==> flow/design.v <==
`timescale 1ns / 1ps
module dff(      
    input clk,  
    input rst,
    input D,     
    output reg Q
);
    always @(posedge clk) begin
        if (rst)
            Q <= 1'b0;
        else
            Q <= D;
    end
endmodule
module debouncer(
    input clk,  
    input rst,
    input btn_in, 
    output btn_out
    );
    wire Q1, Q2, Q2_bar;
    dff dff1(
        .clk (clk),
        .rst (rst),
        .D (btn_in),
        .Q (Q1)
    );
    dff dff2 (
        .clk (clk),
        .rst (rst),
        .D (Q1),
        .Q (Q2)
    );
    assign Q2_bar  = ~Q2;
    assign btn_out = Q2_bar & Q1;
endmodule
`timescale 1ns / 1ps
module select_phase(
    input clk,       
    input rst,
    input sel,       
    input [7: 0] seg,	 
    input [3: 0] an,		 
    output phase,	 
    output reg [27: 0] pships
    );
    reg [2: 0] sel_count;
    assign phase = (sel_count < 3'd4) ? 0: 1;
    reg [27: 0] guess_bit;
    always @* begin
        guess_bit = 28'd0;
        case (an)
            4'b1110: begin
                case (seg)
                    8'b11111110: guess_bit = 28'd1 << 1;
                    8'b11111101: guess_bit = 28'd1 << 0;
                    8'b11111011: guess_bit = 28'd1 << 4;
                    8'b11110111: guess_bit = 28'd1 << 3;
                    8'b11101111: guess_bit = 28'd1 << 2;
                    8'b11011111: guess_bit = 28'd1 << 6;
                    8'b10111111: guess_bit = 28'd1 << 5;
                    default: ;
                endcase
            end
            4'b1101: begin
                case (seg)
                    8'b11111110: guess_bit = 28'd1 << 8;
                    8'b11111101: guess_bit = 28'd1 << 7;
                    8'b11111011: guess_bit = 28'd1 << 11;
                    8'b11110111: guess_bit = 28'd1 << 10;
                    8'b11101111: guess_bit = 28'd1 << 9;
                    8'b11011111: guess_bit = 28'd1 << 13;
                    8'b10111111: guess_bit = 28'd1 << 12;
                    default: ;
                endcase
            end
            4'b1011: begin
                case (seg)
                    8'b11111110: guess_bit = 28'd1 << 15;
                    8'b11111101: guess_bit = 28'd1 << 14;
                    8'b11111011: guess_bit = 28'd1 << 18;
                    8'b11110111: guess_bit = 28'd1 << 17;
                    8'b11101111: guess_bit = 28'd1 << 16;
                    8'b11011111: guess_bit = 28'd1 << 20;
                    8'b10111111: guess_bit = 28'd1 << 19;
                    default: ;
                endcase
            end
            4'b0111: begin
                case (seg)
                    8'b11111110: guess_bit = 28'd1 << 22;
                    8'b11111101: guess_bit = 28'd1 << 21;
                    8'b11111011: guess_bit = 28'd1 << 25;
                    8'b11110111: guess_bit = 28'd1 << 24;
                    8'b11101111: guess_bit = 28'd1 << 23;
                    8'b11011111: guess_bit = 28'd1 << 27;
                    8'b10111111: guess_bit = 28'd1 << 26;
                    default: ;
                endcase
            end
            default: ;
        endcase      
    end
    always @ (posedge clk) begin
        if (rst) begin
            pships <= 0;
            sel_count <= 0;
        end
        else if(sel && sel_count < 4 && phase == 0) begin
            sel_count <= sel_count + 1'b1;     
            pships <= pships + guess_bit;
        end      
    end      
endmodule
`timescale 1ns / 1ps
module select(
    input clk,
    input rst,
    input phase,      
    input sel,       
    input btnU,      
    input btnD,      
    input btnR,      
    input btnL,      
    output reg [3: 0] an,
    output reg [7: 0] seg,
    output [27:0] pships,
    output [27:0] cships
    );
    always @ (posedge clk) begin
            if (rst) begin
                an <= 4'b1110;
                seg <= 8'b11111110;
            end
            else if (seg == 8'b11111110) begin
                if (btnR) begin
                    an <= (an == 4'b1110) ? 
                        4'b0111: (an >> 1'b1) | 4'd8;     
                end
                else begin
                    seg <= 
                    (btnL ? 8'b11111011:
                    btnU ? 8'b11111101: seg);
                end
            end
            else if (seg == 8'b11111101) begin
                if (btnR) begin
                    an <= (an == 4'b1110) ? 
                        4'b0111: (an >> 1'b1) | 4'd8;     
                end
                else begin
                    seg <= 
                    (btnL ? 8'b11110111:
                    btnD ? 8'b11111110: seg);
                end
            end
            else if (seg == 8'b11111011) begin
                seg <= 
                    (btnR ? 8'b11111110:
                    btnL? 8'b11011111:
                    btnU ? 8'b11110111: seg); 
            end
            else if(seg == 8'b11110111) begin
                seg <= 
                    (btnR ? 8'b11111101:
                    btnL ? 8'b10111111:
                    btnD ? 8'b11111011:
                    btnU ? 8'b11101111: seg); 
            end
            else if (seg == 8'b11101111) begin
                seg <= 
                    (btnR ? 8'b11111101:
                    btnL ? 8'b10111111:
                    btnD ? 8'b11110111: seg);
            end
            else if (seg == 8'b11011111) begin
                if (btnL) begin
                    an <= (an == 4'b0111) ?
                        4'b1110: ((an << 1) | 1'b1);     
                end
                else begin
                    seg <= 
                        (btnR ? 8'b11111011:    
                        btnU ? 8'b10111111: seg);
                end
            end
            else if (8'b10111111) begin
                if (btnL) begin 
                    an <= (an == 4'b0111) ?
                        4'b1110: ((an << 1) | 1'b1);     
                end
                else begin
                    seg <= 
                        (btnR ? 8'b11110111:
                        btnD ? 8'b11011111: seg);
                end
            end
            else begin
                seg <= seg;
            end
    end
endmodule
`timescale 1ns / 1ps
module game_phase(
    input clk,
    input sel,       
	 input sw,
	input rst,
	input phase,		 
    input [7: 0] seg,	 
    input [3: 0] an,		 
    output reg [27: 0] pships,  
    output reg [27: 0] sing_guess
    );
    reg [4: 0] sel_count;
    reg [27: 0] guess_bit;
    reg [27: 0] sing_bit;
    always @* begin
        guess_bit = 28'd0;
        sing_bit = 28'd0;
        case (an)
            4'b1110: begin
                case (seg)
                    8'b11111110: begin guess_bit = 28'd1 << 1; sing_bit = 28'd1 << 1; end
                    8'b11111101: begin guess_bit = 28'd1 << 0; sing_bit = 28'd1 << 0; end
                    8'b11111011: begin guess_bit = 28'd1 << 4; sing_bit = 28'd1 << 4; end
                    8'b11110111: begin guess_bit = 28'd1 << 3; sing_bit = 28'd1 << 3; end
                    8'b11101111: begin guess_bit = 28'd1 << 2; sing_bit = 28'd1 << 2; end
                    8'b11011111: begin guess_bit = 28'd1 << 6; sing_bit = 28'd1 << 6; end
                    8'b10111111: begin guess_bit = 28'd1 << 5; sing_bit = 28'd1 << 5; end
                    default: ;
                endcase
            end
            4'b1101: begin
                case (seg)
                    8'b11111110: begin guess_bit = 28'd1 << 8; sing_bit = 28'd1 << 5; end
                    8'b11111101: begin guess_bit = 28'd1 << 7; sing_bit = 28'd1 << 7; end
                    8'b11111011: begin guess_bit = 28'd1 << 11; sing_bit = 28'd1 << 11; end
                    8'b11110111: begin guess_bit = 28'd1 << 10; sing_bit = 28'd1 << 10; end
                    8'b11101111: begin guess_bit = 28'd1 << 9; sing_bit = 28'd1 << 9; end
                    8'b11011111: begin guess_bit = 28'd1 << 13; sing_bit = 28'd1 << 13; end
                    8'b10111111: begin guess_bit = 28'd1 << 12; sing_bit = 28'd1 << 12; end
                    default: ;
                endcase
            end
            4'b1011: begin
                case (seg)
                    8'b11111110: begin guess_bit = 28'd1 << 15; sing_bit = 28'd1 << 15; end
                    8'b11111101: begin guess_bit = 28'd1 << 14; sing_bit = 28'd1 << 14; end
                    8'b11111011: begin guess_bit = 28'd1 << 18; sing_bit = 28'd1 << 18; end
                    8'b11110111: begin guess_bit = 28'd1 << 17; sing_bit = 28'd1 << 17; end
                    8'b11101111: begin guess_bit = 28'd1 << 16; sing_bit = 28'd1 << 16; end
                    8'b11011111: begin guess_bit = 28'd1 << 20; sing_bit = 28'd1 << 20; end
                    8'b10111111: begin guess_bit = 28'd1 << 19; sing_bit = 28'd1 << 19; end
                    default: ;
                endcase
            end
            4'b0111: begin
                case (seg)
                    8'b11111110: begin guess_bit = 28'd1 << 22; sing_bit = 28'd1 << 22; end
                    8'b11111101: begin guess_bit = 28'd1 << 21; sing_bit = 28'd1 << 21; end
                    8'b11111011: begin guess_bit = 28'd1 << 25; sing_bit = 28'd1 << 25; end
                    8'b11110111: begin guess_bit = 28'd1 << 24; sing_bit = 28'd1 << 24; end
                    8'b11101111: begin guess_bit = 28'd1 << 23; sing_bit = 28'd1 << 23; end
                    8'b11011111: begin guess_bit = 28'd1 << 27; sing_bit = 28'd1 << 27; end
                    8'b10111111: begin guess_bit = 28'd1 << 26; sing_bit = 28'd1 << 26; end
                    default: ;
                endcase
            end
            default: ;
        endcase      
    end
    always @ (posedge clk) begin
		if (rst) begin
				sel_count <= 0;
				pships <= 0;
				sing_guess <= 0;
        end else if(!sw && sel && phase) begin
            sel_count <= sel_count + 1'b1;     
            if (guess_bit != 28'd0) begin
                pships <= pships | guess_bit;
                sing_guess <= sing_bit;
            end
        end      
    end      
endmodule
`timescale 1ns / 1ps
module correct_guess_counter(
    input clk,      
    input rst,
    input sel,
    input phase,
    input sw,
    input [27: 0] c_curr_guess,
    input [27: 0] p_curr_guess,
    input [27: 0] cships,
    input [27: 0] pships,
    output finish
    );
    reg [2: 0] c_correct;
    reg [2: 0] p_correct;
    assign finish = (c_correct >= 4 || p_correct >= 4);
    always @(posedge clk) begin
        if (rst) begin
            c_correct <= 0;
            p_correct <= 0;
        end
        else if(phase && sw && sel) begin 
            c_correct <= c_correct + |(pships & c_curr_guess);
        end
        else if(phase && sel && !sw) begin      
            p_correct <= p_correct + |(cships & p_curr_guess);
        end
    end
endmodule
`timescale 1ns / 1ps
module c_guess_generator
(
    input clk,       
    input rst,
	input sel,
    input sw,        
	input phase,
    output reg [27: 0] comp_guess,
    output reg [27: 0] sing_guess
);
    reg [4:0] counter;
    reg [27: 0] guess;
    always @* begin
        case (counter)
            5'd0: guess = 28'h0000020;    
            5'd1: guess = 28'h0000040;    
            5'd2: guess = 28'h0010000;    
            5'd3: guess = 28'h0400000;    
            5'd4: guess = 28'h0000004;    
            5'd5: guess = 28'h0000080;    
            5'd6: guess = 28'h0000400;    
            5'd7: guess = 28'h0000200;    
            5'd8: guess = 28'h2000000;    
            5'd9: guess = 28'h0080000;    
            5'd10: guess = 28'h4000000;    
            5'd11: guess = 28'h0004000;    
            5'd12: guess = 28'h0000010;    
            5'd13: guess = 28'h0000800;    
            5'd14: guess = 28'h0000100;    
            5'd15: guess = 28'h0000008;    
            5'd16: guess = 28'h0040000;    
            5'd17: guess = 28'h0000001;    
            5'd18: guess = 28'h0002000;    
            5'd19: guess = 28'h0001000;    
            5'd20: guess = 28'h0800000;    
            5'd21: guess = 28'h0100000;    
            5'd22: guess = 28'h0200000;    
            5'd23: guess = 28'h1000000;    
            5'd24: guess = 28'h8000000;    
            5'd25: guess = 28'h0000002;    
            5'd26: guess = 28'h0008000;    
            5'd27: guess = 28'h0020000;    
            default: guess = 28'h0000000;
        endcase
    end
    always @ (posedge clk) begin
		if (rst) begin
			  counter <= 0;
			  comp_guess <= 0;
			  sing_guess <= 0;
        end else if (sw && sel && phase && counter < 5'd28) begin         
            comp_guess <= comp_guess | guess;
            sing_guess <= guess;
            counter <= counter + 1;
        end      
    end      
endmodule
`timescale 1ns / 1ps
module vga640x480(
	input clk,		 
	input phase,			 
    input finish,
	input rst,			 
	input [27: 0] pships,		 
	input [27: 0] cships,		 
	input [27: 0] pguess,		 
	input [27: 0] cguess,		 
	output hsync,		 
	output vsync,		 
	output reg [2:0] red,	 
	output reg [2:0] green,  
	output reg [1:0] blue	 
	);
    reg [27: 0] p_guess_res;
    reg [27: 0] c_guess_res;
    parameter hpixels = 800; 
    parameter vlines = 521;  
    parameter hpulse = 96; 	 
    parameter vpulse = 2; 	 
    parameter hbp = 144; 	 
    parameter hfp = 784; 	 
    parameter vbp = 31; 		 
    parameter vfp = 511; 	 
    parameter mid_v = 271 ;	 
    parameter ship_len = 70;	 
    parameter ship_w = 20; 	 
    parameter in_ship_sep = 10;  
    parameter vf_off = 60;	 
    parameter vb_off = 60;	 
    parameter vm_off = 30;   
    parameter horiz_sep = 24 ; 	 
    parameter c_sh1_x = hfp - horiz_sep - ship_w;
    parameter c_sh1_y = vbp + vb_off;
    parameter c_sh2_x = c_sh1_x;
    parameter c_sh2_y = c_sh1_y + ship_len + in_ship_sep;
    parameter c_sh3_x = c_sh1_x - ship_len - in_ship_sep;
    parameter c_sh3_y = c_sh1_y;
    parameter c_sh4_x = c_sh3_x;
    parameter c_sh4_y = c_sh3_y + ship_len;
    parameter c_sh5_x = c_sh4_x;
    parameter c_sh5_y = c_sh4_y + (in_ship_sep + ship_len - ship_w);
    parameter c_sh6_x = c_sh3_x - ship_w - in_ship_sep;
    parameter c_sh6_y = c_sh1_y;
    parameter c_sh7_x = c_sh6_x;
    parameter c_sh7_y = c_sh6_y + ship_len + in_ship_sep;
    parameter c_sh8_x = c_sh6_x - horiz_sep - ship_w;
    parameter c_sh8_y = vbp + vb_off;
    parameter c_sh9_x = c_sh8_x;
    parameter c_sh9_y = c_sh8_y + ship_len + in_ship_sep;
    parameter c_sh10_x = c_sh8_x - ship_len - in_ship_sep;
    parameter c_sh10_y = c_sh8_y;
    parameter c_sh11_x = c_sh10_x;
    parameter c_sh11_y = c_sh10_y + ship_len;
    parameter c_sh12_x = c_sh10_x;
    parameter c_sh12_y = c_sh11_y + (in_ship_sep + ship_len - ship_w);
    parameter c_sh13_x = c_sh10_x - ship_w - in_ship_sep;
    parameter c_sh13_y = c_sh8_y;
    parameter c_sh14_x = c_sh13_x;
    parameter c_sh14_y = c_sh13_y + ship_len + in_ship_sep;
    parameter c_sh15_x = c_sh13_x - horiz_sep - ship_w;
    parameter c_sh15_y = vbp + vb_off;
    parameter c_sh16_x = c_sh15_x;
    parameter c_sh16_y = c_sh15_y + ship_len + in_ship_sep;
    parameter c_sh17_x = c_sh15_x - ship_len - in_ship_sep;
    parameter c_sh17_y = c_sh15_y;
    parameter c_sh18_x = c_sh17_x;
    parameter c_sh18_y = c_sh17_y + ship_len;
    parameter c_sh19_x = c_sh17_x;
    parameter c_sh19_y = c_sh18_y + (in_ship_sep + ship_len - ship_w);
    parameter c_sh20_x = c_sh17_x - ship_w - in_ship_sep;
    parameter c_sh20_y = c_sh15_y;
    parameter c_sh21_x = c_sh20_x;
    parameter c_sh21_y = c_sh20_y + ship_len + in_ship_sep;
    parameter c_sh22_x = c_sh20_x - horiz_sep - ship_w;
    parameter c_sh22_y = vbp + vb_off;
    parameter c_sh23_x = c_sh22_x;
    parameter c_sh23_y = c_sh22_y + ship_len + in_ship_sep;
    parameter c_sh24_x = c_sh22_x - ship_len - in_ship_sep;
    parameter c_sh24_y = c_sh22_y;
    parameter c_sh25_x = c_sh24_x;
    parameter c_sh25_y = c_sh24_y + ship_len;
    parameter c_sh26_x = c_sh24_x;
    parameter c_sh26_y = c_sh25_y + (in_ship_sep + ship_len - ship_w);
    parameter c_sh27_x = c_sh24_x - ship_w - in_ship_sep;
    parameter c_sh27_y = c_sh22_y;
    parameter c_sh28_x = c_sh27_x;
    parameter c_sh28_y = c_sh27_y + ship_len + in_ship_sep;
	parameter p_sh1_x = hfp - horiz_sep - ship_w;
	parameter p_sh1_y = mid_v + vm_off;
	parameter p_sh2_x = p_sh1_x;
	parameter p_sh2_y = p_sh1_y + ship_len + in_ship_sep;
	parameter p_sh3_x = p_sh1_x - ship_len - in_ship_sep;
	parameter p_sh3_y = p_sh1_y;
	parameter p_sh4_x = p_sh3_x;
	parameter p_sh4_y = p_sh3_y + ship_len;
	parameter p_sh5_x = p_sh4_x;
	parameter p_sh5_y = p_sh4_y + (in_ship_sep + ship_len - ship_w);
	parameter p_sh6_x = p_sh3_x - ship_w - in_ship_sep;
	parameter p_sh6_y = p_sh1_y;
	parameter p_sh7_x = p_sh6_x;
	parameter p_sh7_y = p_sh6_y + ship_len + in_ship_sep;
	parameter p_sh8_x = p_sh6_x - horiz_sep - ship_w;
	parameter p_sh8_y = mid_v + vm_off;
	parameter p_sh9_x = p_sh8_x;
	parameter p_sh9_y = p_sh8_y + ship_len + in_ship_sep;
	parameter p_sh10_x = p_sh8_x - ship_len - in_ship_sep;
	parameter p_sh10_y = p_sh8_y;
	parameter p_sh11_x = p_sh10_x;
	parameter p_sh11_y = p_sh10_y + ship_len;
	parameter p_sh12_x = p_sh10_x;
	parameter p_sh12_y = p_sh11_y + (in_ship_sep + ship_len - ship_w);
	parameter p_sh13_x = p_sh10_x - ship_w - in_ship_sep;
	parameter p_sh13_y = p_sh8_y;
	parameter p_sh14_x = p_sh13_x;
	parameter p_sh14_y = p_sh13_y + ship_len + in_ship_sep;
	parameter p_sh15_x = p_sh13_x - horiz_sep - ship_w;
	parameter p_sh15_y = mid_v + vm_off;
	parameter p_sh16_x = p_sh15_x;
	parameter p_sh16_y = p_sh15_y + ship_len + in_ship_sep;
	parameter p_sh17_x = p_sh15_x - ship_len - in_ship_sep;
	parameter p_sh17_y = p_sh15_y;
	parameter p_sh18_x = p_sh17_x;
	parameter p_sh18_y = p_sh17_y + ship_len;
	parameter p_sh19_x = p_sh17_x;
	parameter p_sh19_y = p_sh18_y + (in_ship_sep + ship_len - ship_w);
	parameter p_sh20_x = p_sh17_x - ship_w - in_ship_sep;
	parameter p_sh20_y = p_sh15_y;
	parameter p_sh21_x = p_sh20_x;
	parameter p_sh21_y = p_sh20_y + ship_len + in_ship_sep;
	parameter p_sh22_x = p_sh20_x - horiz_sep - ship_w;
	parameter p_sh22_y = mid_v + vm_off;
	parameter p_sh23_x = p_sh22_x;
	parameter p_sh23_y = p_sh22_y + ship_len + in_ship_sep;
	parameter p_sh24_x = p_sh22_x - ship_len - in_ship_sep;
	parameter p_sh24_y = p_sh22_y;
	parameter p_sh25_x = p_sh24_x;
	parameter p_sh25_y = p_sh24_y + ship_len;
	parameter p_sh26_x = p_sh24_x;
	parameter p_sh26_y = p_sh25_y + (in_ship_sep + ship_len - ship_w);
	parameter p_sh27_x = p_sh24_x - ship_w - in_ship_sep;
	parameter p_sh27_y = p_sh22_y;
	parameter p_sh28_x = p_sh27_x;
	parameter p_sh28_y = p_sh27_y + ship_len + in_ship_sep;
    reg [9:0] hc;
    reg [9:0] vc;
    always @(posedge clk)
    begin
        if (rst) begin
            hc <= 0;
            vc <= 0;
        end
        else if (hc < hpixels - 1)
            hc <= hc + 1;
        else
        begin
            hc <= 0;
            if (vc < vlines - 1)
                vc <= vc + 1;
            else
                vc <= 0;
        end
    end
    assign hsync = (hc < hpulse) ? 0:1;
    assign vsync = (vc < vpulse) ? 0:1;
    always @(posedge clk) begin
      if (rst) begin
        p_guess_res = 0;
        c_guess_res = 0;
        green = 3'b000;
        red = 3'b000;
        blue = 2'b00;
      end
      else begin
        if(phase) begin
            p_guess_res = p_guess_res | (cships & pguess);   
            c_guess_res = c_guess_res | (pships & cguess);   
        end
        if (vc >= c_sh1_y && vc < c_sh1_y + ship_len && hc >= c_sh1_x && hc < c_sh1_x + ship_w) begin
            if (phase && p_guess_res[0] && pguess[0] && !finish) begin
                green = 3'b000;
                red = 3'b111;
                blue = 2'b00;
            end
            else if (phase && !p_guess_res[0] && pguess[0] && !finish) begin
                green = 3'b000;
                red = 3'b000;
                blue = 2'b11;
            end
            else begin
                green = 3'b101;
                red = 3'b101;
                blue = 2'b10;
            end
        end
        else if (vc >= c_sh2_y && vc < c_sh2_y + ship_len && hc >= c_sh2_x && hc < c_sh2_x  + ship_w) begin
            if (phase && p_guess_res[1] && pguess[1] && !finish) begin
                green = 3'b000;
                red = 3'b111;
                blue = 2'b00;
            end
            else if (phase && !p_guess_res[1] && pguess[1] && !finish) begin
                green = 3'b000;
                red = 3'b000;
                blue = 2'b11;
            end
            else begin
                green = 3'b101;
                red = 3'b101;
                blue = 2'b10;
            end
        end
        else if (vc >= c_sh3_y && vc < c_sh3_y + ship_w && hc >= c_sh3_x && hc < c_sh3_x + ship_len) begin
            if (phase && p_guess_res[2] && pguess[2] && !finish) begin
                green = 3'b000;
                red = 3'b111;
                blue = 2'b00;
            end
            else if (phase && !p_guess_res[2] && pguess[2] && !finish) begin
                green = 3'b000;
                red = 3'b000;
                blue = 2'b11;
            end
            else begin
                green = 3'b101;
                red = 3'b101;
                blue = 2'b10;
            end
        end
        else if (vc >= c_sh4_y && vc < c_sh4_y + ship_w && hc >= c_sh4_x && hc < c_sh4_x + ship_len) begin
            if (phase && p_guess_res[3] && pguess[3] && !finish) begin
                green = 3'b000;
                red = 3'b111;
                blue = 2'b00;
            end
            else if (phase && !p_guess_res[3] && pguess[3] && !finish) begin
                green = 3'b000;
                red = 3'b000;
                blue = 2'b11;
            end
            else begin
                green = 3'b101;
                red = 3'b101;
                blue = 2'b10;
            end
        end
        else if (vc >= c_sh5_y && vc < c_sh5_y + ship_w && hc >= c_sh5_x && hc < c_sh5_x + ship_len) begin
            if (phase && p_guess_res[4] && pguess[4] && !finish) begin
                green = 3'b000;
                red = 3'b111;
                blue = 2'b00;
            end
            else if (phase && !p_guess_res[4] && pguess[4] && !finish) begin
                green = 3'b000;
                red = 3'b000;
                blue = 2'b11;
            end
            else begin
                green = 3'b101;
                red = 3'b101;
                blue = 2'b10;
            end
        end
        else if (vc >= c_sh6_y && vc < c_sh6_y + ship_len && hc >= c_sh6_x && hc < c_sh6_x + ship_w) begin
            if (phase && p_guess_res[5] && pguess[5] && !finish) begin
                green = 3'b000;
                red = 3'b111;
                blue = 2'b00;
            end
            else if (phase && !p_guess_res[5] && pguess[5] && !finish) begin
                green = 3'b000;
                red = 3'b000;
                blue = 2'b11;
            end
            else begin
                green = 3'b101;
                red = 3'b101;
                blue = 2'b10;
            end
        end
        else if (vc >= c_sh7_y && vc < c_sh7_y + ship_len && hc >= c_sh7_x && hc < c_sh7_x + ship_w) begin
            if (phase && p_guess_res[6] && pguess[6] && !finish) begin
                green = 3'b000;
                red = 3'b111;
                blue = 2'b00;
            end
            else if (phase && !p_guess_res[6] && pguess[6] && !finish) begin
                green = 3'b000;
                red = 3'b000;
                blue = 2'b11;
            end
            else begin
                green = 3'b101;
                red = 3'b101;
                blue = 2'b10;
            end
        end
        else if (vc >= c_sh8_y && vc < c_sh8_y + ship_len && hc >= c_sh8_x && hc < c_sh8_x + ship_w) begin
            if (phase && p_guess_res && pguess[7] && !finish) begin
                green = 3'b000;
                red = 3'b111;
                blue = 2'b00;
            end
            else if (phase && !p_guess_res && pguess[7] && !finish) begin
                green = 3'b000;
                red = 3'b000;
                blue = 2'b11;
            end
            else begin
                green = 3'b101;
                red = 3'b101;
                blue = 2'b10;
            end
        end
        else if (vc >= c_sh9_y && vc < c_sh9_y + ship_len && hc >= c_sh9_x && hc < c_sh9_x + ship_w) begin
            if (phase && p_guess_res[8] && pguess[8] && !finish) begin
                green = 3'b000;
                red = 3'b111;
                blue = 2'b00;
            end
            else if (phase && !p_guess_res[8] && pguess[8] && !finish) begin
                green = 3'b000;
                red = 3'b000;
                blue = 2'b11;
            end
            else begin
                green = 3'b101;
                red = 3'b101;
                blue = 2'b10;
            end
        end
        else if (vc >= c_sh10_y && vc < c_sh10_y + ship_w && hc >= c_sh10_x && hc < c_sh10_x + ship_len) begin
            if (phase && p_guess_res[9] && pguess[9] && !finish) begin
                green = 3'b000;
                red = 3'b111;
                blue = 2'b00;
            end
            else if (phase && !p_guess_res[9] && pguess[9] && !finish) begin
                green = 3'b000;
                red = 3'b000;
                blue = 2'b11;
            end
            else begin
                green = 3'b101;
                red = 3'b101;
                blue = 2'b10;
            end
        end
        else if (vc >= c_sh11_y && vc < c_sh11_y + ship_w && hc >= c_sh11_x && hc < c_sh11_x + ship_len) begin
            if (phase && p_guess_res[10] && pguess[10] && !finish) begin
                green = 3'b000;
                red = 3'b111;
                blue = 2'b00;
            end
            else if (phase && !p_guess_res[10] && pguess[10] && !finish) begin
                green = 3'b000;
                red = 3'b000;
                blue = 2'b11;
            end
            else begin
                green = 3'b101;
                red = 3'b101;
                blue = 2'b10;
            end
        end
        else if (vc >= c_sh12_y && vc < c_sh12_y + ship_w && hc >= c_sh12_x && hc < c_sh12_x + ship_len) begin
            if (phase && p_guess_res[11] && pguess[11] && !finish) begin
                green = 3'b000;
                red = 3'b111;
                blue = 2'b00;
            end
            else if (phase && !p_guess_res[11] && pguess[11] && !finish) begin
                green = 3'b000;
                red = 3'b000;
                blue = 2'b11;
            end
            else begin
                green = 3'b101;
                red = 3'b101;
                blue = 2'b10;
            end
        end
        else if (vc >= c_sh13_y && vc < c_sh13_y + ship_len && hc >= c_sh13_x && hc < c_sh13_x + ship_w) begin
            if (phase && p_guess_res[12] && pguess[12] && !finish) begin
                green = 3'b000;
                red = 3'b111;
                blue = 2'b00;
            end
            else if (phase && !p_guess_res[12] && pguess[12] && !finish) begin
                green = 3'b000;
                red = 3'b000;
                blue = 2'b11;
            end
            else begin
                green = 3'b101;
                red = 3'b101;
                blue = 2'b10;
            end
        end
        else if (vc >= c_sh14_y && vc < c_sh14_y + ship_len && hc >= c_sh14_x && hc < c_sh14_x + ship_w) begin
            if (phase && p_guess_res[13] && pguess[13] && !finish) begin
                green = 3'b000;
                red = 3'b111;
                blue = 2'b00;
            end
            else if (phase && !p_guess_res[13] && pguess[13] && !finish) begin
                green = 3'b000;
                red = 3'b000;
                blue = 2'b11;
            end
            else begin
                green = 3'b101;
                red = 3'b101;
                blue = 2'b10;
            end
        end
        else if (vc >= c_sh15_y && vc < c_sh15_y + ship_len && hc >= c_sh15_x && hc < c_sh15_x + ship_w) begin
            if (phase && p_guess_res[14] && pguess[14] && !finish) begin
                green = 3'b000;
                red = 3'b111;
                blue = 2'b00;
            end
            else if (phase && !p_guess_res[14] && pguess[14] && !finish) begin
                green = 3'b000;
                red = 3'b000;
                blue = 2'b11;
            end
            else begin
                green = 3'b101;
                red = 3'b101;
                blue = 2'b10;
            end
        end
        else if (vc >= c_sh16_y && vc < c_sh16_y + ship_len && hc >= c_sh16_x && hc < c_sh16_x + ship_w) begin
            if (phase && p_guess_res[15] && pguess[15] && !finish) begin
                green = 3'b000;
                red = 3'b111;
                blue = 2'b00;
            end
            else if (phase && !p_guess_res[15] && pguess[15] && !finish) begin
                green = 3'b000;
                red = 3'b000;
                blue = 2'b11;
            end
            else begin
                green = 3'b101;
                red = 3'b101;
                blue = 2'b10;
            end
        end
        else if (vc >= c_sh17_y && vc < c_sh17_y + ship_w && hc >= c_sh17_x && hc < c_sh17_x + ship_len) begin
            if (phase && p_guess_res[16] && pguess[16] && !finish) begin
                green = 3'b000;
                red = 3'b111;
                blue = 2'b00;
            end
            else if (phase && !p_guess_res[16] && pguess[16] && !finish) begin
                green = 3'b000;
                red = 3'b000;
                blue = 2'b11;
            end
            else begin
                green = 3'b101;
                red = 3'b101;
                blue = 2'b10;
            end
        end
        else if (vc >= c_sh18_y && vc < c_sh18_y + ship_w && hc >= c_sh18_x && hc < c_sh18_x + ship_len) begin
            if (phase && p_guess_res[17] && pguess[17] && !finish) begin
                green = 3'b000;
                red = 3'b111;
                blue = 2'b00;
            end
            else if (phase && !p_guess_res[17] && pguess[17] && !finish) begin
                green = 3'b000;
                red = 3'b000;
                blue = 2'b11;
            end
            else begin
                green = 3'b101;
                red = 3'b101;
                blue = 2'b10;
            end
        end
        else if (vc >= c_sh19_y && vc < c_sh19_y + ship_w && hc >= c_sh19_x && hc < c_sh19_x + ship_len) begin
            if (phase && p_guess_res[18] && pguess[18] && !finish) begin
                green = 3'b000;
                red = 3'b111;
                blue = 2'b00;
            end
            else if (phase && !p_guess_res[18] && pguess[18] && !finish) begin
                green = 3'b000;
                red = 3'b000;
                blue = 2'b11;
            end
            else begin
                green = 3'b101;
                red = 3'b101;
                blue = 2'b10;
            end
        end
        else if (vc >= c_sh20_y && vc < c_sh20_y + ship_len && hc >= c_sh20_x && hc < c_sh20_x + ship_w) begin
            if (phase && p_guess_res[19] && pguess[19] && !finish) begin
                green = 3'b000;
                red = 3'b111;
                blue = 2'b00;
            end
            else if (phase && !p_guess_res[19] && pguess[19] && !finish) begin
                green = 3'b000;
                red = 3'b000;
                blue = 2'b11;
            end
            else begin
                green = 3'b101;
                red = 3'b101;
                blue = 2'b10;
            end
        end
        else if (vc >= c_sh21_y && vc < c_sh21_y + ship_len && hc >= c_sh21_x && hc < c_sh21_x + ship_w) begin
            if (phase && p_guess_res[20] && pguess[20] && !finish) begin
                green = 3'b000;
                red = 3'b111;
                blue = 2'b00;
            end
            else if (phase && !p_guess_res[20] && pguess[20] && !finish) begin
                green = 3'b000;
                red = 3'b000;
                blue = 2'b11;
            end
            else begin
                green = 3'b101;
                red = 3'b101;
                blue = 2'b10;
            end
        end
        else if (vc >= c_sh22_y && vc < c_sh15_y + ship_len && hc >= c_sh22_x && hc < c_sh22_x + ship_w) begin
            if (phase && p_guess_res[21] && pguess[21] && !finish) begin
                green = 3'b000;
                red = 3'b111;
                blue = 2'b00;
            end
            else if (phase && !p_guess_res[21] && pguess[21] && !finish) begin
                green = 3'b000;
                red = 3'b000;
                blue = 2'b11;
            end
            else begin
                green = 3'b101;
                red = 3'b101;
                blue = 2'b10;
            end
        end
        else if (vc >= c_sh23_y && vc < c_sh23_y + ship_len && hc >= c_sh23_x && hc < c_sh23_x + ship_w) begin
            if (phase && p_guess_res[22] && pguess[22] && !finish) begin
                green = 3'b000;
                red = 3'b111;
                blue = 2'b00;
            end
            else if (phase && !p_guess_res[22] && pguess[22] && !finish) begin
                green = 3'b000;
                red = 3'b000;
                blue = 2'b11;
            end
            else begin
                green = 3'b101;
                red = 3'b101;
                blue = 2'b10;
            end
        end
        else if (vc >= c_sh24_y && vc < c_sh24_y + ship_w && hc >= c_sh24_x && hc < c_sh24_x + ship_len) begin
            if (phase && p_guess_res[23] && pguess[23] && !finish) begin
                green = 3'b000;
                red = 3'b111;
                blue = 2'b00;
            end
            else if (phase && !p_guess_res[23] && pguess[23] && !finish) begin
                green = 3'b000;
                red = 3'b000;
                blue = 2'b11;
            end
            else begin
                green = 3'b101;
                red = 3'b101;
                blue = 2'b10;
            end
        end
        else if (vc >= c_sh25_y && vc < c_sh25_y + ship_w && hc >= c_sh26_x && hc < c_sh26_x + ship_len) begin
            if (phase && p_guess_res[24] && pguess[24] && !finish) begin
                green = 3'b000;
                red = 3'b111;
                blue = 2'b00;
            end
            else if (phase && !p_guess_res[24] && pguess[24] && !finish) begin
                green = 3'b000;
                red = 3'b000;
                blue = 2'b11;
            end
            else begin
                green = 3'b101;
                red = 3'b101;
                blue = 2'b10;
            end
        end
        else if (vc >= c_sh26_y && vc < c_sh26_y + ship_w && hc >= c_sh26_x && hc < c_sh26_x + ship_len) begin
            if (phase && p_guess_res[25] && pguess[25] && !finish) begin
                green = 3'b000;
                red = 3'b111;
                blue = 2'b00;
            end
            else if (phase && !p_guess_res[25] && pguess[25] && !finish) begin
                green = 3'b000;
                red = 3'b000;
                blue = 2'b11;
            end
            else begin
                green = 3'b101;
                red = 3'b101;
                blue = 2'b10;
            end
        end
        else if (vc >= c_sh27_y && vc < c_sh27_y + ship_len && hc >= c_sh27_x && hc < c_sh27_x + ship_w) begin
            if (phase && p_guess_res[26] && pguess[26] && !finish) begin
                green = 3'b000;
                red = 3'b111;
                blue = 2'b00;
            end
            else if (phase && !p_guess_res[26] && pguess[26] && !finish) begin
                green = 3'b000;
                red = 3'b000;
                blue = 2'b11;
            end
            else begin
                green = 3'b101;
                red = 3'b101;
                blue = 2'b10;
            end
        end
        else if (vc >= c_sh28_y && vc < c_sh28_y + ship_len && hc >= c_sh28_x && hc < c_sh28_x + ship_w) begin
            if (phase && p_guess_res[27] && pguess[27] && !finish) begin
                green = 3'b000;
                red = 3'b111;
                blue = 2'b00;
            end
            else if (phase && !p_guess_res[27] && pguess[27] && !finish) begin
                green = 3'b000;
                red = 3'b000;
                blue = 2'b11;
            end
            else begin
                green = 3'b101;
                red = 3'b101;
                blue = 2'b10;
            end
        end
		else if (vc >= p_sh1_y && vc < p_sh1_y + ship_len && hc >= p_sh1_x && hc < p_sh1_x + ship_w) begin
				if (phase && c_guess_res[0] && cguess[0] && !finish) begin
					green = 3'b000;
					red = 3'b111;
					blue = 2'b00;
				end
				else if (pships[0] && !finish) begin
					green = 3'b111;
					red = 3'b111;
					blue = 2'b11;
				end
				else if (phase && !c_guess_res[0] && cguess[0] && !finish) begin
					green = 3'b000;
					red = 3'b000;
					blue = 2'b11;
				end
				else begin
					green = 3'b101;
					red = 3'b101;
					blue = 2'b10;
				end
		end
		else if (vc >= p_sh2_y && vc < p_sh2_y + ship_len && hc >= p_sh2_x && hc < p_sh2_x  + ship_w) begin
				if (phase && c_guess_res[1] && cguess[1] && !finish) begin
					green = 3'b000;
					red = 3'b111;
					blue = 2'b00;
				end
				else if (pships[1] && !finish) begin
					green = 3'b111;
					red = 3'b111;
					blue = 2'b11;
				end
				else if (phase && !c_guess_res[1] && cguess[1] && !finish) begin
					green = 3'b000;
					red = 3'b000;
					blue = 2'b11;
				end
				else begin
					green = 3'b101;
					red = 3'b101;
					blue = 2'b10;
				end
		end
		else if (vc >= p_sh3_y && vc < p_sh3_y + ship_w && hc >= p_sh3_x && hc < p_sh3_x + ship_len) begin
				if (phase && c_guess_res[2] && cguess[2] && !finish) begin
					green = 3'b000;
					red = 3'b111;
					blue = 2'b00;
				end
				else if (pships[2] && !finish) begin
					green = 3'b111;
					red = 3'b111;
					blue = 2'b11;
				end
				else if (phase && !c_guess_res[2] && cguess[2] && !finish) begin
					green = 3'b000;
					red = 3'b000;
					blue = 2'b11;
				end
				else begin
					green = 3'b101;
					red = 3'b101;
					blue = 2'b10;
				end
		end
		else if (vc >= p_sh4_y && vc < p_sh4_y + ship_w && hc >= p_sh4_x && hc < p_sh4_x + ship_len) begin
				if (phase && c_guess_res[3] && cguess[3] && !finish) begin
					green = 3'b000;
					red = 3'b111;
					blue = 2'b00;
				end
				else if (pships[3] && !finish) begin
					green = 3'b111;
					red = 3'b111;
					blue = 2'b11;
				end
				else if (phase && !c_guess_res[3] && cguess[3] && !finish) begin
					green = 3'b000;
					red = 3'b000;
					blue = 2'b11;
				end
				else begin
					green = 3'b101;
					red = 3'b101;
					blue = 2'b10;
				end
		end
		else if (vc >= p_sh5_y && vc < p_sh5_y + ship_w && hc >= p_sh5_x && hc < p_sh5_x + ship_len) begin
				if (phase && c_guess_res[4] && cguess[4] && !finish) begin
					green = 3'b000;
					red = 3'b111;
					blue = 2'b00;
				end
				else if (pships[4] && !finish) begin
					green = 3'b111;
					red = 3'b111;
					blue = 2'b11;
				end
				else if (phase && !c_guess_res[4] && cguess[4] && !finish) begin
					green = 3'b000;
					red = 3'b000;
					blue = 2'b11;
				end
				else begin
					green = 3'b101;
					red = 3'b101;
					blue = 2'b10;
				end
		end
		else if (vc >= p_sh6_y && vc < p_sh6_y + ship_len && hc >= p_sh6_x && hc < p_sh6_x + ship_w) begin
				if (phase && c_guess_res[5] && cguess[5] && !finish) begin
					green = 3'b000;
					red = 3'b111;
					blue = 2'b00;
				end
				else if (pships[5] && !finish) begin
					green = 3'b111;
					red = 3'b111;
					blue = 2'b11;
				end
				else if (phase && !c_guess_res[5] && cguess[5] && !finish) begin
					green = 3'b000;
					red = 3'b000;
					blue = 2'b11;
				end
				else begin
					green = 3'b101;
					red = 3'b101;
					blue = 2'b10;
				end
		end
		else if (vc >= p_sh7_y && vc < p_sh7_y + ship_len && hc >= p_sh7_x && hc < p_sh7_x + ship_w) begin
				if (phase && c_guess_res[6] && cguess[6] && !finish) begin
					green = 3'b000;
					red = 3'b111;
					blue = 2'b00;
				end
				else if (pships[6] && !finish) begin
					green = 3'b111;
					red = 3'b111;
					blue = 2'b11;
				end
				else if (phase && !c_guess_res[6] && cguess[6] && !finish) begin
					green = 3'b000;
					red = 3'b000;
					blue = 2'b11;
				end
				else begin
					green = 3'b101;
					red = 3'b101;
					blue = 2'b10;
				end
		end
		else if (vc >= p_sh8_y && vc < p_sh8_y + ship_len && hc >= p_sh8_x && hc < p_sh8_x + ship_w) begin
				if (phase && c_guess_res[7] && cguess[7] && !finish) begin
					green = 3'b000;
					red = 3'b111;
					blue = 2'b00;
				end
				else if (pships[7] && !finish) begin
					green = 3'b111;
					red = 3'b111;
					blue = 2'b11;
				end
				else if (phase && !c_guess_res[7] && cguess[7] && !finish) begin
					green = 3'b000;
					red = 3'b000;
					blue = 2'b11;
				end
				else begin
					green = 3'b101;
					red = 3'b101;
					blue = 2'b10;
				end
		end
		else if (vc >= p_sh9_y && vc < p_sh9_y + ship_len && hc >= p_sh9_x && hc < p_sh9_x + ship_w) begin
				if (phase && c_guess_res[8] && cguess[8] && !finish) begin
					green = 3'b000;
					red = 3'b111;
					blue = 2'b00;
				end
				else if (pships[8] && !finish) begin
					green = 3'b111;
					red = 3'b111;
					blue = 2'b11;
				end
				else if (phase && !c_guess_res[8] && cguess[8] && !finish) begin
					green = 3'b000;
					red = 3'b000;
					blue = 2'b11;
				end
				else begin
					green = 3'b101;
					red = 3'b101;
					blue = 2'b10;
				end
		end
		else if (vc >= p_sh10_y && vc < p_sh10_y + ship_w && hc >= p_sh10_x && hc < p_sh10_x + ship_len) begin
				if (phase && c_guess_res[9] && cguess[9] && !finish) begin
					green = 3'b000;
					red = 3'b111;
					blue = 2'b00;
				end
				else if (pships[9] && !finish) begin
					green = 3'b111;
					red = 3'b111;
					blue = 2'b11;
				end
				else if (phase && !c_guess_res[9] && cguess[9] && !finish) begin
					green = 3'b000;
					red = 3'b000;
					blue = 2'b11;
				end
				else begin
					green = 3'b101;
					red = 3'b101;
					blue = 2'b10;
				end
		end
		else if (vc >= p_sh11_y && vc < p_sh11_y + ship_w && hc >= p_sh11_x && hc < p_sh11_x + ship_len) begin
				if (phase && c_guess_res[10] && cguess[10] && !finish) begin
					green = 3'b000;
					red = 3'b111;
					blue = 2'b00;
				end
				else if (pships[10] && !finish) begin
					green = 3'b111;
					red = 3'b111;
					blue = 2'b11;
				end
				else if (phase && !c_guess_res[10] && cguess[10] && !finish) begin
					green = 3'b000;
					red = 3'b000;
					blue = 2'b11;
				end
				else begin
					green = 3'b101;
					red = 3'b101;
					blue = 2'b10;
				end
		end
		else if (vc >= p_sh12_y && vc < p_sh12_y + ship_w && hc >= p_sh12_x && hc < p_sh12_x + ship_len) begin
				if (phase && c_guess_res[11] && cguess[11] && !finish) begin
					green = 3'b000;
					red = 3'b111;
					blue = 2'b00;
				end
				else if (pships[11] && !finish) begin
					green = 3'b111;
					red = 3'b111;
					blue = 2'b11;
				end
				else if (phase && !c_guess_res[11] && cguess[11] && !finish) begin
					green = 3'b000;
					red = 3'b000;
					blue = 2'b11;
				end
				else begin
					green = 3'b101;
					red = 3'b101;
					blue = 2'b10;
				end
		end
		else if (vc >= p_sh13_y && vc < p_sh13_y + ship_len && hc >= p_sh13_x && hc < p_sh13_x + ship_w) begin
				if (phase && c_guess_res[12] && cguess[12] && !finish) begin
					green = 3'b000;
					red = 3'b111;
					blue = 2'b00;
				end
				else if (pships[12] && !finish) begin
					green = 3'b111;
					red = 3'b111;
					blue = 2'b11;
				end
				else if (phase && !c_guess_res[12] && cguess[12] && !finish) begin
					green = 3'b000;
					red = 3'b000;
					blue = 2'b11;
				end
				else begin
					green = 3'b101;
					red = 3'b101;
					blue = 2'b10;
				end
		end
		else if (vc >= p_sh14_y && vc < p_sh14_y + ship_len && hc >= p_sh14_x && hc < p_sh14_x + ship_w) begin
				if (phase && c_guess_res[13] && cguess[13] && !finish) begin
					green = 3'b000;
					red = 3'b111;
					blue = 2'b00;
				end
				else if (pships[13] && !finish) begin
					green = 3'b111;
					red = 3'b111;
					blue = 2'b11;
				end
				else if (phase && !c_guess_res[13] && cguess[13] && !finish) begin
					green = 3'b000;
					red = 3'b000;
					blue = 2'b11;
				end
				else begin
					green = 3'b101;
					red = 3'b101;
					blue = 2'b10;
				end
		end
		else if (vc >= p_sh15_y && vc < p_sh15_y + ship_len && hc >= p_sh15_x && hc < p_sh15_x + ship_w) begin
				if (phase && c_guess_res[14] && cguess[14] && !finish) begin
					green = 3'b000;
					red = 3'b111;
					blue = 2'b00;
				end
				else if (pships[14] && !finish) begin
					green = 3'b111;
					red = 3'b111;
					blue = 2'b11;
				end
				else if (phase && !c_guess_res[14] && cguess[14] && !finish) begin
					green = 3'b000;
					red = 3'b000;
					blue = 2'b11;
				end
				else begin
					green = 3'b101;
					red = 3'b101;
					blue = 2'b10;
				end
		end
		else if (vc >= p_sh16_y && vc < p_sh16_y + ship_len && hc >= p_sh16_x && hc < p_sh16_x + ship_w) begin
				if (phase && c_guess_res[15] && cguess[15] && !finish) begin
					green = 3'b000;
					red = 3'b111;
					blue = 2'b00;
				end
				else if (pships[15] && !finish) begin
					green = 3'b111;
					red = 3'b111;
					blue = 2'b11;
				end
				else if (phase && !c_guess_res[15] && cguess[15] && !finish) begin
					green = 3'b000;
					red = 3'b000;
					blue = 2'b11;
				end
				else begin
					green = 3'b101;
					red = 3'b101;
					blue = 2'b10;
				end
		end
		else if (vc >= p_sh17_y && vc < p_sh17_y + ship_w && hc >= p_sh17_x && hc < p_sh17_x + ship_len) begin
				if (phase && c_guess_res[16] && cguess[16] && !finish) begin
					green = 3'b000;
					red = 3'b111;
					blue = 2'b00;
				end
				else if (pships[16] && !finish) begin
					green = 3'b111;
					red = 3'b111;
					blue = 2'b11;
				end
				else if (phase && !c_guess_res[16] && cguess[16] && !finish) begin
					green = 3'b000;
					red = 3'b000;
					blue = 2'b11;
				end
				else begin
					green = 3'b101;
					red = 3'b101;
					blue = 2'b10;
				end
		end
		else if (vc >= p_sh18_y && vc < p_sh18_y + ship_w && hc >= p_sh18_x && hc < p_sh18_x + ship_len) begin
				if (phase && c_guess_res[17] && cguess[17] && !finish) begin
					green = 3'b000;
					red = 3'b111;
					blue = 2'b00;
				end
				else if (pships[17] && !finish) begin
					green = 3'b111;
					red = 3'b111;
					blue = 2'b11;
				end
				else if (phase && !c_guess_res[17] && cguess[17] && !finish) begin
					green = 3'b000;
					red = 3'b000;
					blue = 2'b11;
				end
				else begin
					green = 3'b101;
					red = 3'b101;
					blue = 2'b10;
				end
		end
		else if (vc >= p_sh19_y && vc < p_sh19_y + ship_w && hc >= p_sh19_x && hc < p_sh19_x + ship_len) begin
				if (phase && c_guess_res[18] && cguess[18] && !finish) begin
					green = 3'b000;
					red = 3'b111;
					blue = 2'b00;
				end
				else if (pships[18] && !finish) begin
					green = 3'b111;
					red = 3'b111;
					blue = 2'b11;
				end
				else if (phase && !c_guess_res[18] && cguess[18] && !finish) begin
					green = 3'b000;
					red = 3'b000;
					blue = 2'b11;
				end
				else begin
					green = 3'b101;
					red = 3'b101;
					blue = 2'b10;
				end
		end
		else if (vc >= p_sh20_y && vc < p_sh20_y + ship_len && hc >= p_sh20_x && hc < p_sh20_x + ship_w) begin
				if (phase && c_guess_res[19] && cguess[19] && !finish) begin
					green = 3'b000;
					red = 3'b111;
					blue = 2'b00;
				end
				else if (pships[19] && !finish) begin
					green = 3'b111;
					red = 3'b111;
					blue = 2'b11;
				end
				else if (phase && !c_guess_res[19] && cguess[19] && !finish) begin
					green = 3'b000;
					red = 3'b000;
					blue = 2'b11;
				end
				else begin
					green = 3'b101;
					red = 3'b101;
					blue = 2'b10;
				end
		end
		else if (vc >= p_sh21_y && vc < p_sh21_y + ship_len && hc >= p_sh21_x && hc < p_sh21_x + ship_w) begin
				if (phase && c_guess_res[20] && cguess[20] && !finish) begin
					green = 3'b000;
					red = 3'b111;
					blue = 2'b00;
				end
				else if (pships[20] && !finish) begin
					green = 3'b111;
					red = 3'b111;
					blue = 2'b11;
				end
				else if (phase && !c_guess_res[20] && cguess[20] && !finish) begin
					green = 3'b000;
					red = 3'b000;
					blue = 2'b11;
				end
				else begin
					green = 3'b101;
					red = 3'b101;
					blue = 2'b10;
				end
		end
		else if (vc >= p_sh22_y && vc < p_sh15_y + ship_len && hc >= p_sh22_x && hc < p_sh22_x + ship_w) begin
				if (phase && c_guess_res[21] && cguess[21] && !finish) begin
					green = 3'b000;
					red = 3'b111;
					blue = 2'b00;
				end
				else if (pships[21] && !finish) begin
					green = 3'b111;
					red = 3'b111;
					blue = 2'b11;
				end
				else if (phase && !c_guess_res[21] && cguess[21] && !finish) begin
					green = 3'b000;
					red = 3'b000;
					blue = 2'b11;
				end
				else begin
					green = 3'b101;
					red = 3'b101;
					blue = 2'b10;
				end
		end
		else if (vc >= p_sh23_y && vc < p_sh23_y + ship_len && hc >= p_sh23_x && hc < p_sh23_x + ship_w) begin
				if (phase && c_guess_res[22] && cguess[22] && !finish) begin
					green = 3'b000;
					red = 3'b111;
					blue = 2'b00;
				end
				else if (pships[22] && !finish) begin
					green = 3'b111;
					red = 3'b111;
					blue = 2'b11;
				end
				else if (phase && !c_guess_res[22] && cguess[22] && !finish) begin
					green = 3'b000;
					red = 3'b000;
					blue = 2'b11;
				end
				else begin
					green = 3'b101;
					red = 3'b101;
					blue = 2'b10;
				end
		end
		else if (vc >= p_sh24_y && vc < p_sh24_y + ship_w && hc >= p_sh24_x && hc < p_sh24_x + ship_len) begin
				if (phase && c_guess_res[23] && cguess[23] && !finish) begin
					green = 3'b000;
					red = 3'b111;
					blue = 2'b00;
				end
				else if (pships[23] && !finish) begin
					green = 3'b111;
					red = 3'b111;
					blue = 2'b11;
				end
				else if (phase && !c_guess_res[23] && cguess[23] && !finish) begin
					green = 3'b000;
					red = 3'b000;
					blue = 2'b11;
				end
				else begin
					green = 3'b101;
					red = 3'b101;
					blue = 2'b10;
				end
		end
		else if (vc >= p_sh25_y && vc < p_sh25_y + ship_w && hc >= p_sh26_x && hc < p_sh26_x + ship_len) begin
				if (phase && c_guess_res[24] && cguess[24] && !finish) begin
					green = 3'b000;
					red = 3'b111;
					blue = 2'b00;
				end
				else if (pships[24] && !finish) begin
					green = 3'b111;
					red = 3'b111;
					blue = 2'b11;
				end
				else if (phase && !c_guess_res[24] && cguess[24] && !finish) begin
					green = 3'b000;
					red = 3'b000;
					blue = 2'b11;
				end
				else begin
					green = 3'b101;
					red = 3'b101;
					blue = 2'b10;
				end
		end
		else if (vc >= p_sh26_y && vc < p_sh26_y + ship_w && hc >= p_sh26_x && hc < p_sh26_x + ship_len) begin
				if (phase && c_guess_res[25] && cguess[25] && !finish) begin
					green = 3'b000;
					red = 3'b111;
					blue = 2'b00;
				end
				else if (pships[25] && !finish) begin
					green = 3'b111;
					red = 3'b111;
					blue = 2'b11;
				end
				else if (phase && !c_guess_res[25] && cguess[25] && !finish) begin
					green = 3'b000;
					red = 3'b000;
					blue = 2'b11;
				end
				else begin
					green = 3'b101;
					red = 3'b101;
					blue = 2'b10;
				end
		end
		else if (vc >= p_sh27_y && vc < p_sh27_y + ship_len && hc >= p_sh27_x && hc < p_sh27_x + ship_w) begin
				if (phase && c_guess_res[26] && cguess[26] && !finish) begin
					green = 3'b000;
					red = 3'b111;
					blue = 2'b00;
				end
				else if (pships[26] && !finish) begin
					green = 3'b111;
					red = 3'b111;
					blue = 2'b11;
				end
				else if (phase && !c_guess_res[26] && cguess[26] && !finish) begin
					green = 3'b000;
					red = 3'b000;
					blue = 2'b11;
				end
				else begin
					green = 3'b101;
					red = 3'b101;
					blue = 2'b10;
				end
		end
		else if (vc >= p_sh28_y && vc < p_sh28_y + ship_len && hc >= p_sh28_x && hc < p_sh28_x + ship_w) begin
				if (phase && c_guess_res[27] && cguess[27] && !finish) begin
					green = 3'b000;
					red = 3'b111;
					blue = 2'b00;
				end
				else if (pships[27] && !finish) begin
					green = 3'b111;
					red = 3'b111;
					blue = 2'b11;
				end
				else if (phase && !c_guess_res[27] && cguess[27] && !finish) begin
					green = 3'b000;
					red = 3'b000;
					blue = 2'b11;
				end
				else begin
					green = 3'b101;
					red = 3'b101;
					blue = 2'b10;
				end
		end
        else begin
            green = 3'b000;
            red = 3'b000;
            blue = 2'b00;
        end
      end
    end
endmodule
`timescale 1ns / 1ps
module battle_ship(
      input wire clk,			 
      input wire clr,
      input wire btnU,
      input wire btnD,
      input wire btnR,
      input wire btnL,
      input wire sel,
	    input sw,
      output wire [2:0] red,	 
      output wire [2:0] green,   
      output wire [1:0] blue,	     
      output wire [3:0] an,
      output wire [7:0] seg,
      output wire hsync,		 
      output wire vsync			 
	);
	wire clock_4Hz = clk;
	wire clock_25Mhz = clk;
	wire turn;
	wire phase;
  wire finish;
	wire [27: 0] pships;
	wire [27: 0] cships;
  wire [27: 0] c_curr_guess;
  wire [27: 0] p_curr_guess;
	assign cships = 28'b1000000100010000000000010000;
	wire db_btnR;
	wire db_btnL;
	wire db_btnU;
	wire db_btnD;
	wire db_btnSel;
	wire db_btnRst;
	debouncer db_r(
    .clk (clock_4Hz),
		.rst (clr),
    .btn_in (btnR),
    .btn_out (db_btnR)
	);
	debouncer db_l(
		.clk (clock_4Hz),
		.rst (clr),
		.btn_in (btnL),
		.btn_out (db_btnL)
	);
	debouncer db_u(
		.clk (clock_4Hz),
		.rst (clr),
		.btn_in (btnU),
		.btn_out (db_btnU)
	);
	debouncer db_d(
		.clk (clock_4Hz),
		.rst (clr),
		.btn_in (btnD),
		.btn_out (db_btnD)
	);
	debouncer db_sel(
		.clk (clock_4Hz),
		.rst (clr),
		.btn_in (sel),
		.btn_out (db_btnSel)
	);
	assign db_btnRst = clr;
	wire [27:0] cguess;
	wire [27:0] pguess;
	vga640x480 myDisplay(
		.clk(clock_25Mhz),
		.rst(clr),
		.phase(phase),
    .finish (finish),
		.cships(cships),
		.pships(pships),
		.hsync(hsync),
		.vsync(vsync),
		.cguess(cguess),
		.pguess(pguess),
		.red(red),
		.green(green),
		.blue(blue)
	);
	select_phase confirm_select(
		.clk (clock_4Hz),
		.rst (clr),
		.sel (db_btnSel),
		.seg (seg),
		.an (an),
		.phase (phase),
		.pships (pships)
	);
	select mySelections(
		.clk (clock_4Hz),
		.rst (db_btnRst),     	 
		.phase (phase),   		 
		.sel  (db_btnSel),     	 
		.btnU (db_btnU),
		.btnR (db_btnR),
		.btnL (db_btnL),
		.btnD (db_btnD),
		.seg (seg),
		.an (an)
	);
  correct_guess_counter correct_guesses(
      .clk (clock_4Hz),
      .rst (clr),
      .sel (db_btnSel),
      .phase(phase),
      .sw (sw),
      .c_curr_guess (c_curr_guess),
      .p_curr_guess (p_curr_guess),
      .cships (cships),
      .pships (pships),
      .finish (finish)
  ); 
	game_phase myGame(     
		.clk (clock_4Hz),
		.sel (db_btnSel),    
		.rst (db_btnRst),
		.phase (phase),	
		.sw (sw),
		.seg (seg),
		.an (an),
		.pships (pguess),     
    .sing_guess (p_curr_guess)     
	);
	c_guess_generator cguesses
	(
		 .clk (clock_4Hz),
		 .sel (db_btnSel),          
		 .rst (db_btnRst),
		 .sw (sw),
		 .phase (phase),
		 .comp_guess (cguess),
     .sing_guess (c_curr_guess)    
	);
endmodule
Step by step through the tools: battle_ship
Tool output for the design above, in the order of the flow.
Lines are those of the file above, counted from 1.
Operators carry their Yosys type and port widths (W data, S select, Z words).
Cell names lack the library's common part.
A cell with -- has no value.
- design top: battle_ship
- clock port: clk
- cell library: sky130hd
- corner: tt_025C_1v80

Word-level counts
Yosys after proc, flatten, opt, wreduce and memory -nomap, before mapping. Print and check cells are not counted.
Memory sizes are those after Yosys's memory passes, which may raise the word count (mostly to a power of two), join words into wider ones and drop unused or constant bits.
- $add $sub $neg at 7
- noted $lt $le $gt $ge: 49
- equal/unequal tests at 23
- noted multiplexer cells: 558
- bitwise operators at 19
- noted reductions and logical operators: 566
- operators with widths (cell ; number):
    $mux W3 ; 308
    $logic_and A1 B1 Y1 ; 496
    $mux W2 ; 140
    $pmux W28 S4 ; 2
    $mux W8 ; 28
    $pmux W28 S7 ; 1
    $pmux W14 S7 ; 2
    $pmux W21 S7 ; 1
    $or A28 B28 Y28 ; 4
    $mux W28 ; 4
    $ge A10 B9 Y1 const B ; 10
    $lt A10 B9 Y1 const B ; 10
    $lt A10 B10 Y1 const B ; 7
    $mux W1 ; 59
    $logic_not A1 Y1 ; 57
    $and A28 B28 Y28 ; 2
    $eq A8 B8 Y1 const B ; 7
    $ge A10 B8 Y1 const B ; 5
    $pmux W7 S7 ; 1
    $ge A10 B10 Y1 const B ; 4
    $lt A10 B8 Y1 const B ; 4
    $mux W4 ; 9
    $logic_and A1 B28 Y1 ; 1
    $add A28 B28 Y28 ; 1
    $logic_not A28 Y1 ; 1
    $reduce_bool A28 Y1 ; 1
    $reduce_or A28 Y1 ; 1
    $add A10 B1 Y10 const B ; 2
Other operator kinds: 30; their cells: 54.
- noted flip-flop bits (word level): 260
- noted bits in read-only memories: 896
- clocked read ports x word width at 28
- memories at 1
- bits of input ports: 8
- output and inout bits at 22
- elaborated cells at 1251
- memory list (name ; depth ; width ; read ports ; write ports ; RTL line ; text):
    (no name shown) ; 32 ; 28 ; 1 ; 0 ; 330 ; case (counter)

Longest topological paths
Longest topological path by Yosys (ltp), each cell counted once; first at word level (registers and memories cut), then after technology mapping (sequential cells cut; the memories' decode and read muxes count).
- noted word-level depth: 67
- ABC_AREA: 1
- depth in mapped cells: 69

Netlist
The flow's flattened synthesis, as Yosys stat reports it; memories are mapped. The netlist is that of the ABC_AREA named above (0 if unset); the other value can give another one.
- cell types (type ; number ; total area (um^2)):
    dfxtp_1 ; 237 ; 4744.55
    nand2_1 ; 427 ; 1.6E+03
    inv_1 ; 385 ; 1.45E+03
    nor2_1 ; 306 ; 1.15E+03
    a21oi_1 ; 197 ; 985.946
    o21ai_0 ; 138 ; 690.662
    ha_1 ; 38 ; 475.456
    nand3_1 ; 87 ; 435.418
    nor3_1 ; 74 ; 370.355
    nand4_1 ; 41 ; 256.496
    xor2_1 ; 23 ; 201.443
    clkbuf_1 ; 40 ; 150.144
    o21ai_1 ; 18 ; 90.086
    nor4_1 ; 14 ; 87.584
    nand2_2 ; 11 ; 68.816
    nor2_2 ; 10 ; 62.56
    a22o_1 ; 7 ; 61.309
    o2111ai_1 ; 7 ; 61.309
Not listed: further types 40, cells in them 131.
- mapped cells at 2191
- chip area (Yosys): 13865.8 um^2
- noted sequential area: 4744.6 um^2
- flip-flops: 237

Worst setup path after synthesis
OpenSTA on the mapped netlist: ideal clock, no wires. The path of least setup slack (recovery checks aside). Input and output delay are each 20% of the period. Register names are those of the netlist, which keeps one name where synthesis merged equal registers.
- kind: reg2reg
- start point: reg mySelections.seg[4]
- end point: reg confirm_select.pships[26]
- period: 10.0 ns
- arrival time: 4.792 ns
- noted data required time: 9.885 ns
- slack at 5.093 ns
- delay of the path: 4.907 ns
- driving pins on the path at 32
- path buffers: 0
- synthesis period reached at 4.907 ns
"delay of the path" is the arrival time less input delay plus setup time.
"driving pins on the path": output pins that drive a net of the path, with the launching flip-flop's if there is one; two outputs of one cell count as two.
"synthesis period reached" is the clock period less the worst setup slack; recovery checks do not enter. This is arithmetic on one report: input and output delays are still those of the set period (20% each).
The rows between start and end are the longest chain of elaborated cells between them; the timing report does not say that the signal goes this way. Where chains are equally long, one stands for them.
Each line given opens the expression or statement behind the cell; cells for indexed reads and writes are added by Yosys, which also makes memories of some case tables.
At most two assigning lines are given for a register; there are more.
- cell sequence: dfxtp_1 > nand2_1 > nor2_1 > inv_1 > nor4_1 > nand2_1 > nor2_1 > inv_1 > fa_1 > o21ai_0 > a21oi_1 > o21bai_1 > a21oi_1 > o21bai_1 > a21oi_1 > o21bai_1 > a21oi_1 > inv_1 > a21oi_1 > o21ai_0 > a21boi_0 > nor3_1 > nor2_1 > o21ai_0 > nand3_1 > nand2_1 > a21oi_1 > nor2_1 > nor2_1 > xnor2_1 > o21ai_0 > inv_1
- cells in the longest elaborated chain: 4
- ends and longest elaborated chain, post-synthesis (element ; RTL line ; text):
    start, declared ; 126 ; output reg [7: 0] seg,
    start, assigned ; 141 ; seg <=
    start, assigned ; 152 ; seg <=
    $eq A8 B8 Y1 ; 90 ; case (seg)
    $pmux W28 S7 ; 90 ;
    $pmux W28 S4 ; 52 ; case (an)
    $add A28 B28 Y28 ; 111 ; pships <= pships + guess_bit;
    end, assigned ; 106 ; pships <= 0;
    end, assigned ; 111 ;
    end, declared ; 45 ; output reg [27: 0] pships

Path in the finished layout
From the final timing report of record 2: the path of least setup slack in the routed layout; clock arrival at registers is part of the times.
- kind: reg2reg
- start point: reg mySelections.seg[4]
- end point: reg confirm_select.pships[26]
- period: 10.0 ns
- arrival time: 7.34 ns
- noted data required time: 10.42 ns
- slack at 3.09 ns
- driving pins on the path at 32
- path buffers: 0
The rows between start and end are the longest chain of elaborated cells between them; the timing report does not say that the signal goes this way. Where chains are equally long, one stands for them.
At most two assigning lines are given for a register; there are more.
- cell sequence: dfxtp_1 > nand2_1 > nor2_1 > inv_1 > nor4_1 > nand2_1 > nor2_1 > inv_1 > fa_1 > o21ai_0 > a21oi_1 > o21bai_1 > a21oi_1 > o21bai_1 > a21oi_1 > o21bai_1 > a21oi_1 > inv_1 > a21oi_1 > o21ai_0 > a21boi_0 > nor3_1 > nor2_1 > o21ai_0 > nand3_1 > nand2_1 > a21oi_1 > nor2_1 > nor2_1 > xnor2_1 > o21ai_0 > inv_1
- cells in the longest elaborated chain: 4
- ends and longest elaborated chain, post-layout (element ; RTL line ; text):
    start, declared ; 126 ; output reg [7: 0] seg,
    start, assigned ; 141 ; seg <=
    start, assigned ; 152 ; seg <=
    $eq A8 B8 Y1 ; 90 ; case (seg)
    $pmux W28 S7 ; 90 ;
    $pmux W28 S4 ; 52 ; case (an)
    $add A28 B28 Y28 ; 111 ; pships <= pships + guess_bit;
    end, assigned ; 106 ; pships <= 0;
    end, assigned ; 111 ;
    end, declared ; 45 ; output reg [27: 0] pships

## Implementation results

Top module battle_ship; platform sky130hd; tools Yosys and OpenROAD; 3 stored runs in no particular order. Input and output delays are each 20% of the period that was set; the output load is 0.01 pF.
"time used up by the worst setup path" is the time allowed to the run's worst setup path (the clock period less input and output delay, where it has them) less its slack. Clock arrival times count: a late capture clock shortens it, a late launch clock lengthens it.
"power consumption": no workload was simulated; the value follows from the tool's default switching activity.

Record 1
Settings were CELL_PAD_IN_SITES_DETAIL_PLACEMENT = 2; CELL_PAD_IN_SITES_GLOBAL_PLACEMENT = 1; CORE_ASPECT_RATIO = 1.1; CORE_MARGIN = 10; CORE_UTILIZATION = 58; GPL_ROUTABILITY_DRIVEN = 0; GPL_TIMING_DRIVEN = 0; MAX_ROUTING_LAYER = met5; PLACE_DENSITY_LB_ADDON = 0.11; period_ns = 8.5; CAP_MARGIN = 20; SLEW_MARGIN = 20
- did not finish, placement stopped with DPL-0033

Record 2
Settings were ABC_AREA = 1; CAP_MARGIN = 25; CORE_ASPECT_RATIO = 1.54; CTS_CLUSTER_SIZE = 58; GPL_ROUTABILITY_DRIVEN = 1; GPL_TIMING_DRIVEN = 0; PLACE_DENSITY_LB_ADDON = 0.3; TNS_END_PERCENT = 70; period_ns = 10.0; CORE_MARGIN = 2; CORE_UTILIZATION = 40; SLEW_MARGIN = 20
- chip area after synthesis (Yosys) at 13,865.8 um^2
- noted the die footprint: 36,204.8 um^2
- utilization after routing at 0.455
- noted the worst setup slack after layout: 3.087 ns
- post-route setup TNS: 0.000 ns
- lowest hold slack at 0.431 ns
- noted the power consumption: 0.002241 W
- time used up by the worst setup path: 6.91 ns
- worst path kind: reg2reg

Record 3
Settings were ABC_AREA = 0; CAP_MARGIN = 10; CORE_MARGIN = 2; CORE_UTILIZATION = 41; CTS_CLUSTER_SIZE = 29; MAX_ROUTING_LAYER = met4; PLACE_DENSITY = 0.8; period_ns = 3.81; SLEW_MARGIN = 20
- chip area after synthesis (Yosys) at 13,879.6 um^2
- noted the die footprint: 35,340.2 um^2
- utilization after routing at 0.503
- noted the worst setup slack after layout: 0.072 ns
- post-route setup TNS: 0.000 ns
- lowest hold slack at 0.447 ns
- noted the power consumption: 0.006089 W
- time used up by the worst setup path: 3.74 ns
- worst path kind: reg2reg
